==> flow/design.v <==
`timescale 1ns / 1ps
module HalfAdder(
    input a,  
    input b,  
    output f,  
    output carryOut  
    );
    xor(f, a, b);
    and(carryOut, a, b);
endmodule
`timescale 1ns / 1ps
module FullAdder(
    input a,
    input b,
    input carryIn,
    output sum,
    output carryOut
    );
    wire ha1Sum, ha1CarryOut, ha2CarryOut;
    HalfAdder halfAdder1(a, b, ha1Sum, ha1CarryOut);
    HalfAdder halfAdder2(ha1Sum, carryIn, sum, ha2CarryOut);
    or(carryOut, ha1CarryOut, ha2CarryOut);
endmodule
`timescale 1ns / 1ps
module MultiAnd16(
    input [15:0] a,
    input b,
    output [15:0] c
    );
    and(c[0], a[0], b);
    and(c[1], a[1], b);
    and(c[2], a[2], b);
    and(c[3], a[3], b);
    and(c[4], a[4], b);
    and(c[5], a[5], b);
    and(c[6], a[6], b);
    and(c[7], a[7], b);
    and(c[8], a[8], b);
    and(c[9], a[9], b);
    and(c[10], a[10], b);
    and(c[11], a[11], b);
    and(c[12], a[12], b);
    and(c[13], a[13], b);
    and(c[14], a[14], b);
    and(c[15], a[15], b);
endmodule
`timescale 1ns / 1ps
module MultiAdd15(
    input [14:0] a,
    input [14:0] b,
    input [14:0] carryIn,
    output [14:0] sum,
    output [14:0] carryOut
    );
    FullAdder fa0(a[0], b[0], carryIn[0], sum[0], carryOut[0]);  
    FullAdder fa1(a[1], b[1], carryIn[1], sum[1], carryOut[1]);
    FullAdder fa2(a[2], b[2], carryIn[2], sum[2], carryOut[2]);
    FullAdder fa3(a[3], b[3], carryIn[3], sum[3], carryOut[3]);
    FullAdder fa4(a[4], b[4], carryIn[4], sum[4], carryOut[4]);
    FullAdder fa5(a[5], b[5], carryIn[5], sum[5], carryOut[5]);
    FullAdder fa6(a[6], b[6], carryIn[6], sum[6], carryOut[6]);
    FullAdder fa7(a[7], b[7], carryIn[7], sum[7], carryOut[7]);
    FullAdder fa8(a[8], b[8], carryIn[8], sum[8], carryOut[8]);
    FullAdder fa9(a[9], b[9], carryIn[9], sum[9], carryOut[9]);
    FullAdder fa10(a[10], b[10], carryIn[10], sum[10], carryOut[10]);
    FullAdder fa11(a[11], b[11], carryIn[11], sum[11], carryOut[11]);
    FullAdder fa12(a[12], b[12], carryIn[12], sum[12], carryOut[12]);
    FullAdder fa13(a[13], b[13], carryIn[13], sum[13], carryOut[13]);
    FullAdder fa14(a[14], b[14], carryIn[14], sum[14], carryOut[14]);
endmodule
`timescale 1ns / 1ps
module ArrayMultiplier(
    input [15:0] a,
    input [15:0] b,
    output [31:0] f
    );
    wire [15:0] tmpAnd [0:15];
    wire [14:0] tmpSum [0:14];
    wire [14:0] tmpCarry [0:15];
    MultiAnd16 and0(a, b[0], tmpAnd[0]);
    MultiAnd16 and1(a, b[1], tmpAnd[1]);
    MultiAnd16 and2(a, b[2], tmpAnd[2]);
    MultiAnd16 and3(a, b[3], tmpAnd[3]);
    MultiAnd16 and4(a, b[4], tmpAnd[4]);
    MultiAnd16 and5(a, b[5], tmpAnd[5]);
    MultiAnd16 and6(a, b[6], tmpAnd[6]);
    MultiAnd16 and7(a, b[7], tmpAnd[7]);
    MultiAnd16 and8(a, b[8], tmpAnd[8]);
    MultiAnd16 and9(a, b[9], tmpAnd[9]);
    MultiAnd16 and10(a, b[10], tmpAnd[10]);
    MultiAnd16 and11(a, b[11], tmpAnd[11]);
    MultiAnd16 and12(a, b[12], tmpAnd[12]);
    MultiAnd16 and13(a, b[13], tmpAnd[13]);
    MultiAnd16 and14(a, b[14], tmpAnd[14]);
    MultiAnd16 and15(a, b[15], tmpAnd[15]);
    MultiAdd15 add0(tmpAnd[0][15:1], tmpAnd[1][14:0], 15'd0, tmpSum[0], tmpCarry[0]);
    MultiAdd15 add1({tmpAnd[1][15], tmpSum[0][14:1]}, tmpAnd[2][14:0], tmpCarry[0], tmpSum[1], tmpCarry[1]);
    MultiAdd15 add2({tmpAnd[2][15], tmpSum[1][14:1]}, tmpAnd[3][14:0], tmpCarry[1], tmpSum[2], tmpCarry[2]);
    MultiAdd15 add3({tmpAnd[3][15], tmpSum[2][14:1]}, tmpAnd[4][14:0], tmpCarry[2], tmpSum[3], tmpCarry[3]);
    MultiAdd15 add4({tmpAnd[4][15], tmpSum[3][14:1]}, tmpAnd[5][14:0], tmpCarry[3], tmpSum[4], tmpCarry[4]);
    MultiAdd15 add5({tmpAnd[5][15], tmpSum[4][14:1]}, tmpAnd[6][14:0], tmpCarry[4], tmpSum[5], tmpCarry[5]);
    MultiAdd15 add6({tmpAnd[6][15], tmpSum[5][14:1]}, tmpAnd[7][14:0], tmpCarry[5], tmpSum[6], tmpCarry[6]);
    MultiAdd15 add7({tmpAnd[7][15], tmpSum[6][14:1]}, tmpAnd[8][14:0], tmpCarry[6], tmpSum[7], tmpCarry[7]);
    MultiAdd15 add8({tmpAnd[8][15], tmpSum[7][14:1]}, tmpAnd[9][14:0], tmpCarry[7], tmpSum[8], tmpCarry[8]);
    MultiAdd15 add9({tmpAnd[9][15], tmpSum[8][14:1]}, tmpAnd[10][14:0], tmpCarry[8], tmpSum[9], tmpCarry[9]);
    MultiAdd15 add10({tmpAnd[10][15], tmpSum[9][14:1]}, tmpAnd[11][14:0], tmpCarry[9], tmpSum[10], tmpCarry[10]);
    MultiAdd15 add11({tmpAnd[11][15], tmpSum[10][14:1]}, tmpAnd[12][14:0], tmpCarry[10], tmpSum[11], tmpCarry[11]);
    MultiAdd15 add12({tmpAnd[12][15], tmpSum[11][14:1]}, tmpAnd[13][14:0], tmpCarry[11], tmpSum[12], tmpCarry[12]);
    MultiAdd15 add13({tmpAnd[13][15], tmpSum[12][14:1]}, tmpAnd[14][14:0], tmpCarry[12], tmpSum[13], tmpCarry[13]);
    MultiAdd15 add14({tmpAnd[14][15], tmpSum[13][14:1]}, tmpAnd[15][14:0], tmpCarry[13], tmpSum[14], tmpCarry[14]);
    FullAdder add15(tmpSum[14][1], tmpCarry[14][0], 1'b0, f[16], tmpCarry[15][0]);
    FullAdder add16(tmpSum[14][2], tmpCarry[14][1], tmpCarry[15][0], f[17], tmpCarry[15][1]);
    FullAdder add17(tmpSum[14][3], tmpCarry[14][2], tmpCarry[15][1], f[18], tmpCarry[15][2]);
    FullAdder add18(tmpSum[14][4], tmpCarry[14][3], tmpCarry[15][2], f[19], tmpCarry[15][3]);
    FullAdder add19(tmpSum[14][5], tmpCarry[14][4], tmpCarry[15][3], f[20], tmpCarry[15][4]);
    FullAdder add20(tmpSum[14][6], tmpCarry[14][5], tmpCarry[15][4], f[21], tmpCarry[15][5]);
    FullAdder add21(tmpSum[14][7], tmpCarry[14][6], tmpCarry[15][5], f[22], tmpCarry[15][6]);
    FullAdder add22(tmpSum[14][8], tmpCarry[14][7], tmpCarry[15][6], f[23], tmpCarry[15][7]);
    FullAdder add23(tmpSum[14][9], tmpCarry[14][8], tmpCarry[15][7], f[24], tmpCarry[15][8]);
    FullAdder add24(tmpSum[14][10], tmpCarry[14][9], tmpCarry[15][8], f[25], tmpCarry[15][9]);
    FullAdder add25(tmpSum[14][11], tmpCarry[14][10], tmpCarry[15][9], f[26], tmpCarry[15][10]);
    FullAdder add26(tmpSum[14][12], tmpCarry[14][11], tmpCarry[15][10], f[27], tmpCarry[15][11]);
    FullAdder add27(tmpSum[14][13], tmpCarry[14][12], tmpCarry[15][11], f[28], tmpCarry[15][12]);
    FullAdder add28(tmpSum[14][14], tmpCarry[14][13], tmpCarry[15][12], f[29], tmpCarry[15][13]);
    FullAdder add29(tmpAnd[15][15], tmpCarry[14][14], tmpCarry[15][13], f[30], f[31]);
    assign f[0] = tmpAnd[0][0];
    assign f[1] = tmpSum[0][0];
    assign f[2] = tmpSum[1][0];
    assign f[3] = tmpSum[2][0];
    assign f[4] = tmpSum[3][0];
    assign f[5] = tmpSum[4][0];
    assign f[6] = tmpSum[5][0];
    assign f[7] = tmpSum[6][0];
    assign f[8] = tmpSum[7][0];
    assign f[9] = tmpSum[8][0];
    assign f[10] = tmpSum[9][0];
    assign f[11] = tmpSum[10][0];
    assign f[12] = tmpSum[11][0];
    assign f[13] = tmpSum[12][0];
    assign f[14] = tmpSum[13][0];
    assign f[15] = tmpSum[14][0];
endmodule
`timescale 1ns / 1ps
module RippleAdder8(
    input [7:0] a,
    input [7:0] b,
    input carryIn,
    output [7:0] sum,
    output carryOut
    );
    wire tmpCarry [0:6];
    FullAdder fa0(a[0], b[0], carryIn, sum[0], tmpCarry[0]);  
    FullAdder fa1(a[1], b[1], tmpCarry[0], sum[1], tmpCarry[1]);
    FullAdder fa2(a[2], b[2], tmpCarry[1], sum[2], tmpCarry[2]);
    FullAdder fa3(a[3], b[3], tmpCarry[2], sum[3], tmpCarry[3]);
    FullAdder fa4(a[4], b[4], tmpCarry[3], sum[4], tmpCarry[4]);
    FullAdder fa5(a[5], b[5], tmpCarry[4], sum[5], tmpCarry[5]);
    FullAdder fa6(a[6], b[6], tmpCarry[5], sum[6], tmpCarry[6]);
    FullAdder fa7(a[7], b[7], tmpCarry[6], sum[7], carryOut);  
endmodule
`timescale 1ns / 1ps
module Adder32(
    input [31:0] a,
    input [31:0] b,
    output [31:0] sum,
    output carryOut
    );
    wire tmpCarry [0:2];
    RippleAdder8 add0(a[7:0], b[7:0], 1'b0, sum[7:0], tmpCarry[0]);
    RippleAdder8 add1(a[15:8], b[15:8], tmpCarry[0], sum[15:8], tmpCarry[1]);
    RippleAdder8 add2(a[23:16], b[23:16], tmpCarry[1], sum[23:16], tmpCarry[2]);
    RippleAdder8 add3(a[31:24], b[31:24], tmpCarry[2], sum[31:24], carryOut);
endmodule
`timescale 1ns / 1ps
module MACRegister(
    input clk,
    input rst,
    input [1:0] opcode,
    input [15:0] a,
    input [15:0] b,
    output [31:0] dataOut
    );
    reg [31:0] register;
    assign dataOut = register;
    wire [31:0] product;
    wire [31:0] sum;
    ArrayMultiplier multiplier(a, b, product);
    Adder32 adder(register, product, sum);
    always @ (posedge clk) begin
        if (rst)
            register <= 32'd0;
        else case (opcode)
            2'd1:  
                register <= {a, b};
            2'd2:  
                register <= sum;
        endcase
    end
endmodule
Memo
Re: synthesis data of MACRegister

[Step by step through the tools: MACRegister]
Each step is given for the RTL above and for the edited RTL.
Lines under "unedited" count in the file above, lines under "edited" in the edited file.
"change" is "edited" less "unedited", of the values as shown; "rel. change" is that difference over "unedited", in percent.
Cell names lack the library's common part.
A cell with - has no value.
Set-up
  top: MACRegister
  clock: clk
  cell library: sky130hd
  library corner: tt_025C_1v80

[The edit]
Unified diff, file above to edited file.
The edit is scripted: it alters the design's behaviour and was not made to optimise anything.
begin of diff
@@ -188,7 +188,5 @@
     Adder32 adder(register, product, sum);
     always @ (posedge clk) begin
-        if (rst)
-            register <= 32'd0;
-        else case (opcode)
+        case (opcode)
             2'd1:  
                 register <= {a, b};
end of diff

[Word-level counts]
Source: Yosys, flattened and elaborated, memories not mapped. Widths are those after wreduce. Registers that Yosys merges into a memory's read port (data or address) are not register bits. Print and check cells do not count. Equal cells are merged and count once.
Storage and ports
  flip-flop bits (word level): unedited 32, edited 32, change 0, rel. change 0.00%
  bits in latches: unedited 0, edited 0, change 0
  RAM bits: unedited 0, edited 0, change 0
  memory bits (read-only): unedited 0, edited 0, change 0
  word width x clocked read ports: unedited 0, edited 0, change 0
  memories: unedited 0, edited 0, change 0
  input port bits: unedited 36, edited 36, change 0, rel. change 0.00%
  output and inout bits: unedited 32, edited 32, change 0, rel. change 0.00%
  elaborated cells: unedited 1567, edited 1567, change 0, rel. change 0.00%
Cells by class
  $add $sub $neg: unedited 0, edited 0, change 0
  $mul: unedited 0, edited 0, change 0
  div/mod/pow operators: unedited 0, edited 0, change 0
  magnitude comparators: unedited 0, edited 0, change 0
  equal/unequal tests: unedited 2, edited 2, change 0, rel. change 0.00%
  shift-type cells: unedited 0, edited 0, change 0
  mux-type cells: unedited 1, edited 1, change 0, rel. change 0.00%
  bitwise logic cells: unedited 1562, edited 1562, change 0, rel. change 0.00%
  reductions and logical operators: unedited 1, edited 1, change 0, rel. change 0.00%
Unchanged operator kinds not shown: 7.

[Depth]
Depth = most cells in a row (Yosys ltp): at word level without a register or memory, in the mapped netlist without a sequential cell, where the memories' decode and read muxes count.
Depth
  word-level depth: unedited 65, edited 65, change 0, rel. change 0.00%
  ABC_AREA: unedited 0, edited 0
  gate-level depth with buffers: unedited 41, edited 40, change -1, rel. change -2.44%
  mapped depth without buffers: unedited 40, edited 39, change -1, rel. change -2.50%

[After synthesis]
Source: synth_stat.txt of the flow (Yosys; design flattened, memories mapped). It holds for the ABC_AREA given above (unset counts as 0); a run with the other value may have another netlist.
Cell types
  dfxtp_1: unedited 32, edited 0, change -32, rel. change -100.00%
  edfxtp_1: unedited 0, edited 32, change +32
  nand2_1: unedited 92, edited 64, change -28, rel. change -30.43%
  a211o_1: unedited 27, edited 0, change -27, rel. change -100.00%
  clkbuf_1: unedited 42, edited 32, change -10, rel. change -23.81%
  inv_1: unedited 161, edited 167, change +6, rel. change +3.73%
  nor2b_1: unedited 6, edited 0, change -6, rel. change -100.00%
  nor2_1: unedited 29, edited 24, change -5, rel. change -17.24%
  mux2i_1: unedited 1, edited 6, change +5, rel. change +500.00%
  buf_6: unedited 4, edited 0, change -4, rel. change -100.00%
  buf_4: unedited 32, edited 35, change +3, rel. change +9.38%
  a21oi_1: unedited 27, edited 24, change -3, rel. change -11.11%
  a211oi_1: unedited 3, edited 0, change -3, rel. change -100.00%
  nor3_1: unedited 3, edited 0, change -3, rel. change -100.00%
  a31oi_1: unedited 1, edited 0, change -1, rel. change -100.00%
  nand4_1: unedited 1, edited 0, change -1, rel. change -100.00%
  nor4b_1: unedited 1, edited 0, change -1, rel. change -100.00%
  o311ai_0: unedited 1, edited 0, change -1, rel. change -100.00%
Unchanged cell types not shown: 5.
The list need not be complete.
Mapped netlist
  cells in the netlist: unedited 934, edited 856, change -78, rel. change -8.35%
  cell area after synthesis (um2): unedited 9185.1, edited 9067.4, change -117.7, rel. change -1.28%
  sequential part of the area (um2): unedited 640.6, edited 960.9, change +320.3, rel. change +50.00%
  flip-flops: unedited 32, edited 32, change 0, rel. change 0.00%
By module: a second synthesis without flattening, with its own total; a netlist apart from the flattened one above.
Unflattened totals
  cell total of the unflattened synthesis: unedited 1234, edited 1161, change -73, rel. change -5.92%
  area (unflattened synthesis) (um2): unedited 12064.1, edited 12062.8, change -1.3, rel. change -0.01%
Rows give one instance, submodules left out.
Modules, unedited
  HalfAdder: instances 544, cells 1, area 12.5 um2
  MultiAnd16: instances 16, cells 17, area 126.4 um2
  FullAdder: instances 272, cells 1, area 6.3 um2
  MACRegister: instances 1, cells 144, area 1526.5 um2
  Adder32: instances 1, cells 1, area 3.8 um2
  ArrayMultiplier: instances 1, cells 1, area 3.8 um2
  MultiAdd15: instances 15, cells 0, area 0.0 um2
  RippleAdder8: instances 4, cells 0, area 0.0 um2
Modules, edited
  HalfAdder: instances 544, cells 1, area 12.5 um2
  MultiAnd16: instances 16, cells 17, area 126.4 um2
  FullAdder: instances 272, cells 1, area 6.3 um2
  MACRegister: instances 1, cells 71, area 1525.2 um2
  Adder32: instances 1, cells 1, area 3.8 um2
  ArrayMultiplier: instances 1, cells 1, area 3.8 um2
  MultiAdd15: instances 15, cells 0, area 0.0 um2
  RippleAdder8: instances 4, cells 0, area 0.0 um2

[Timing after synthesis]
OpenSTA on the mapped netlist: ideal clock, no wires. The path of least setup slack (recovery checks aside). Input and output delay are each 20% of the period. Register names are those of the netlist, which keeps one name where synthesis merged equal registers.
Path after synthesis
  path type: unedited in2reg, edited in2reg
  start point: unedited input b[1], edited input a[15]
  end point: unedited register register[31], edited register register[31]
  period (ns): unedited 19.0, edited 19.0, change 0.0, rel. change 0.00%
  library setup time (ns): unedited 0.106, edited 0.260, change +0.154
  arrival time (ns): unedited 18.835, edited 18.829, change -0.006, rel. change -0.03%
  slack (ns): unedited 0.059, edited -0.089, change -0.148
  delay of the path (ns): unedited 15.141, edited 15.289, change +0.148, rel. change +0.98%
  stages: unedited 38, edited 38, change 0, rel. change 0.00%
  path buffers: unedited 1, edited 1, change 0, rel. change 0.00%
  synthesis period reached (ns): unedited 18.941, edited 19.089, change +0.148, rel. change +0.78%
"delay of the path" is the arrival time less input delay plus setup time.
"stages": output pins that drive a net of the path, with the launching flip-flop's if there is one; two outputs of one cell count as two.
"synthesis period reached" = period - worst setup slack (recovery checks aside). The figure is calculated, with input and output delays left at 20% of the set period.
Between the ends stands the longest chain of elaborated cells between them, by number of cells; it is not shown to be the way that was timed. Of several equally long chains one is given.
A line is the first line of the expression or statement that the cell stems from. Yosys adds cells for indexed reads and writes and turns some case tables into memories.
At most two assigning lines are given for a register; there are more.
Between the ends, after synthesis, unedited
  path through: clkbuf_1 -> and2_1 -> ha_1 -> inv_1 -> fa_1 -> inv_1 -> fa_1 -> fa_1 -> fa_1 -> fa_1 -> fa_1 -> fa_1 -> fa_1 -> fa_1 -> fa_1 -> fa_1 -> fa_1 -> fa_1 -> [... 2 more ...] -> fa_1 -> fa_1 -> fa_1 -> fa_1 -> fa_1 -> fa_1 -> fa_1 -> fa_1 -> fa_1 -> fa_1 -> fa_1 -> fa_1 -> fa_1 -> fa_1 -> fa_1 -> fa_1 -> xor2_1 -> o311ai_0
  length of the longest elaborated chain: 65
Ends and longest elaborated chain, after synthesis, unedited
  start: declaration: RTL line 180  | input [15:0] b,
  AND 1 bit: RTL line 44  | and(c[14], a[14], b);
  XOR 1 bit x28: RTL line 8  | xor(f, a, b);
  AND 1 bit: RTL line 9  | and(carryOut, a, b);
  bitwise OR 1 bit: RTL line 22  | or(carryOut, ha1CarryOut, ha2CarryOut);
  XOR 1 bit x2: RTL line 8
  AND 1 bit: RTL line 9
  bitwise OR 1 bit: RTL line 22
  [... 23 more ...]
  bitwise OR 1 bit: RTL line 22
  AND 1 bit: RTL line 9
  bitwise OR 1 bit: RTL line 22
  AND 1 bit: RTL line 9
  bitwise OR 1 bit: RTL line 22
  XOR 1 bit: RTL line 8
  case mux 32 bit (select 2 bit): RTL line 192  | else case (opcode)
  end: assignment: RTL line 194  | register <= {a, b};
  end: assignment: RTL line 196  | register <= sum;
  end: declaration: RTL line 183  | reg [31:0] register;
Between the ends, after synthesis, edited
  path through: clkbuf_1 -> and2_1 -> ha_1 -> inv_1 -> fa_1 -> inv_1 -> fa_1 -> fa_1 -> fa_1 -> fa_1 -> fa_1 -> fa_1 -> fa_1 -> fa_1 -> fa_1 -> fa_1 -> fa_1 -> fa_1 -> [... 2 more ...] -> fa_1 -> fa_1 -> fa_1 -> fa_1 -> fa_1 -> fa_1 -> fa_1 -> fa_1 -> fa_1 -> fa_1 -> fa_1 -> fa_1 -> fa_1 -> fa_1 -> fa_1 -> fa_1 -> xor3_1 -> mux2_4
  length of the longest elaborated chain: 65
Ends and longest elaborated chain, after synthesis, edited
  start: declaration: RTL line 179  | input [15:0] a,
  AND 1 bit: RTL line 45  | and(c[15], a[15], b);
  XOR 1 bit x28: RTL line 8  | xor(f, a, b);
  AND 1 bit: RTL line 9  | and(carryOut, a, b);
  bitwise OR 1 bit: RTL line 22  | or(carryOut, ha1CarryOut, ha2CarryOut);
  XOR 1 bit x2: RTL line 8
  AND 1 bit: RTL line 9
  bitwise OR 1 bit: RTL line 22
  [... 23 more ...]
  bitwise OR 1 bit: RTL line 22
  AND 1 bit: RTL line 9
  bitwise OR 1 bit: RTL line 22
  AND 1 bit: RTL line 9
  bitwise OR 1 bit: RTL line 22
  XOR 1 bit: RTL line 8
  case mux 32 bit (select 2 bit): RTL line 190  | case (opcode)
  end: assignment: RTL line 192  | register <= {a, b};
  end: assignment: RTL line 194  | register <= sum;
  end: declaration: RTL line 183  | reg [31:0] register;

[Worst path after layout]
From the final timing report of each run of set A: the path of least setup slack in the routed layout; clock arrival at registers is part of the times.
Path after layout
  path type: unedited in2reg, edited in2reg
  start point: unedited input a[13], edited input b[0]
  end point: unedited register register[30], edited register register[31]
  period (ns): unedited 17.7, edited 17.7, change 0.0, rel. change 0.00%
  library setup time (ns): unedited 0.07, edited 0.24, change +0.17
  arrival time (ns): unedited 17.12, edited 17.20, change +0.08, rel. change +0.47%
  slack (ns): unedited 0.81, edited 0.54, change -0.27
  stages: unedited 38, edited 40, change +2, rel. change +5.26%
  path buffers: unedited 1, edited 3, change +2, rel. change +200.00%
Between the ends stands the longest chain of elaborated cells between them, by number of cells; it is not shown to be the way that was timed. Of several equally long chains one is given.
At most two assigning lines are given for a register; there are more.
Between the ends, after layout, unedited
  path through: clkdlybuf4s15_1 -> and2_4 -> ha_4 -> inv_2 -> fa_1 -> inv_1 -> fa_2 -> fa_2 -> fa_2 -> fa_2 -> fa_2 -> fa_2 -> fa_2 -> fa_2 -> fa_2 -> fa_2 -> fa_2 -> inv_2 -> [... 2 more ...] -> fa_2 -> fa_2 -> fa_2 -> fa_2 -> fa_2 -> fa_2 -> fa_2 -> fa_2 -> fa_2 -> fa_2 -> fa_2 -> fa_2 -> fa_2 -> fa_2 -> fa_2 -> fa_2 -> a211o_1 -> a21oi_1
  length of the longest elaborated chain: 63
Ends and longest elaborated chain, after layout, unedited
  start: declaration: RTL line 179  | input [15:0] a,
  AND 1 bit: RTL line 43  | and(c[13], a[13], b);
  XOR 1 bit x2: RTL line 8  | xor(f, a, b);
  AND 1 bit: RTL line 9  | and(carryOut, a, b);
  bitwise OR 1 bit: RTL line 22  | or(carryOut, ha1CarryOut, ha2CarryOut);
  XOR 1 bit x24: RTL line 8
  AND 1 bit: RTL line 9
  bitwise OR 1 bit: RTL line 22
  [... 25 more ...]
  bitwise OR 1 bit: RTL line 22
  AND 1 bit: RTL line 9
  bitwise OR 1 bit: RTL line 22
  AND 1 bit: RTL line 9
  bitwise OR 1 bit: RTL line 22
  XOR 1 bit: RTL line 8
  case mux 32 bit (select 2 bit): RTL line 192  | else case (opcode)
  end: assignment: RTL line 194  | register <= {a, b};
  end: assignment: RTL line 196  | register <= sum;
  end: declaration: RTL line 183  | reg [31:0] register;
Between the ends, after layout, edited
  path through: buf_6 -> buf_6 -> buf_6 -> and2_4 -> ha_4 -> inv_2 -> fa_2 -> inv_2 -> fa_2 -> fa_2 -> fa_2 -> fa_2 -> fa_2 -> fa_2 -> fa_2 -> fa_1 -> fa_2 -> fa_2 -> [... 4 more ...] -> fa_2 -> fa_2 -> fa_2 -> fa_2 -> fa_2 -> fa_2 -> fa_2 -> fa_2 -> fa_2 -> fa_2 -> fa_2 -> fa_2 -> fa_2 -> fa_2 -> fa_2 -> fa_2 -> xor3_1 -> mux2_4
  length of the longest elaborated chain: 65
Ends and longest elaborated chain, after layout, edited
  start: declaration: RTL line 180  | input [15:0] b,
  AND 1 bit: RTL line 45  | and(c[15], a[15], b);
  XOR 1 bit x28: RTL line 8  | xor(f, a, b);
  AND 1 bit: RTL line 9  | and(carryOut, a, b);
  bitwise OR 1 bit: RTL line 22  | or(carryOut, ha1CarryOut, ha2CarryOut);
  XOR 1 bit x2: RTL line 8
  AND 1 bit: RTL line 9
  bitwise OR 1 bit: RTL line 22
  [... 23 more ...]
  bitwise OR 1 bit: RTL line 22
  AND 1 bit: RTL line 9
  bitwise OR 1 bit: RTL line 22
  AND 1 bit: RTL line 9
  bitwise OR 1 bit: RTL line 22
  XOR 1 bit: RTL line 8
  case mux 32 bit (select 2 bit): RTL line 190  | case (opcode)
  end: assignment: RTL line 192  | register <= {a, b};
  end: assignment: RTL line 194  | register <= sum;
  end: declaration: RTL line 183  | reg [31:0] register;

[Layout results]
Runs of the flow (Yosys, OpenROAD) on both versions; the two runs of a pair have the same settings. The constraints put input and output delay at 20% of the set period each and load the outputs with 0.01 pF.
Flow settings, set A
  CORE_UTILIZATION: 40
  SETUP_SLACK_MARGIN: 1.0
  period_ns: 17.7
  CAP_MARGIN: 20
  CORE_MARGIN: 2
  SLEW_MARGIN: 20
Final reports, set A
  mapped cell area after synthesis (um2): unedited 9185.1, edited 9067.4, change -117.7, rel. change -1.28%
  die footprint (um2): unedited 24191.1, edited 23888.8, change -302.3, rel. change -1.25%
  standard-cell area after routing (um2): unedited 10626.4, edited 10441.3, change -185.1, rel. change -1.74%
  post-route utilization: unedited 0.471, edited 0.465, change -0.006
  setup slack of the worst path (ns): unedited 0.808, edited 0.545, change -0.263
  post-route setup TNS (ns): unedited 0.000, edited 0.000, change 0.000
  final worst hold slack (ns): unedited 0.474, edited 0.697, change +0.223
  period reached (ns): unedited 16.892, edited 17.155, change +0.263, rel. change +1.56%
Flow settings, set B
  ABC_AREA: 1
  CAP_MARGIN: 40
  CELL_PAD_IN_SITES_DETAIL_PLACEMENT: 0
  CELL_PAD_IN_SITES_GLOBAL_PLACEMENT: 0
  CORE_MARGIN: 4
  CORE_UTILIZATION: 46
  CTS_CLUSTER_SIZE: 43
  HOLD_SLACK_MARGIN: -0.01
  MAX_ROUTING_LAYER: met4
  MIN_ROUTING_LAYER: met1
  PLACE_DENSITY_LB_ADDON: 0.18
  SETUP_SLACK_MARGIN: 0.42
  SLEW_MARGIN: 25
  period_ns: 22.3
Final reports, set B
  mapped cell area after synthesis (um2): unedited 9593.0, edited 9709.3, change +116.3, rel. change +1.21%
  die footprint (um2): unedited 23228.8, edited 23496.3, change +267.5, rel. change +1.15%
  standard-cell area after routing (um2): unedited 10162.2, edited 10163.5, change +1.3, rel. change +0.01%
  post-route utilization: unedited 0.499, edited 0.496, change -0.003
  setup slack of the worst path (ns): unedited 2.115, edited 2.030, change -0.085
  post-route setup TNS (ns): unedited 0.000, edited 0.000, change 0.000
  final worst hold slack (ns): unedited 0.510, edited 0.679, change +0.169
  period reached (ns): unedited 20.185, edited 20.270, change +0.085, rel. change +0.42%
"period reached" = clock period - worst setup slack. The figure is calculated, with input and output delays left at 20% of the set period.
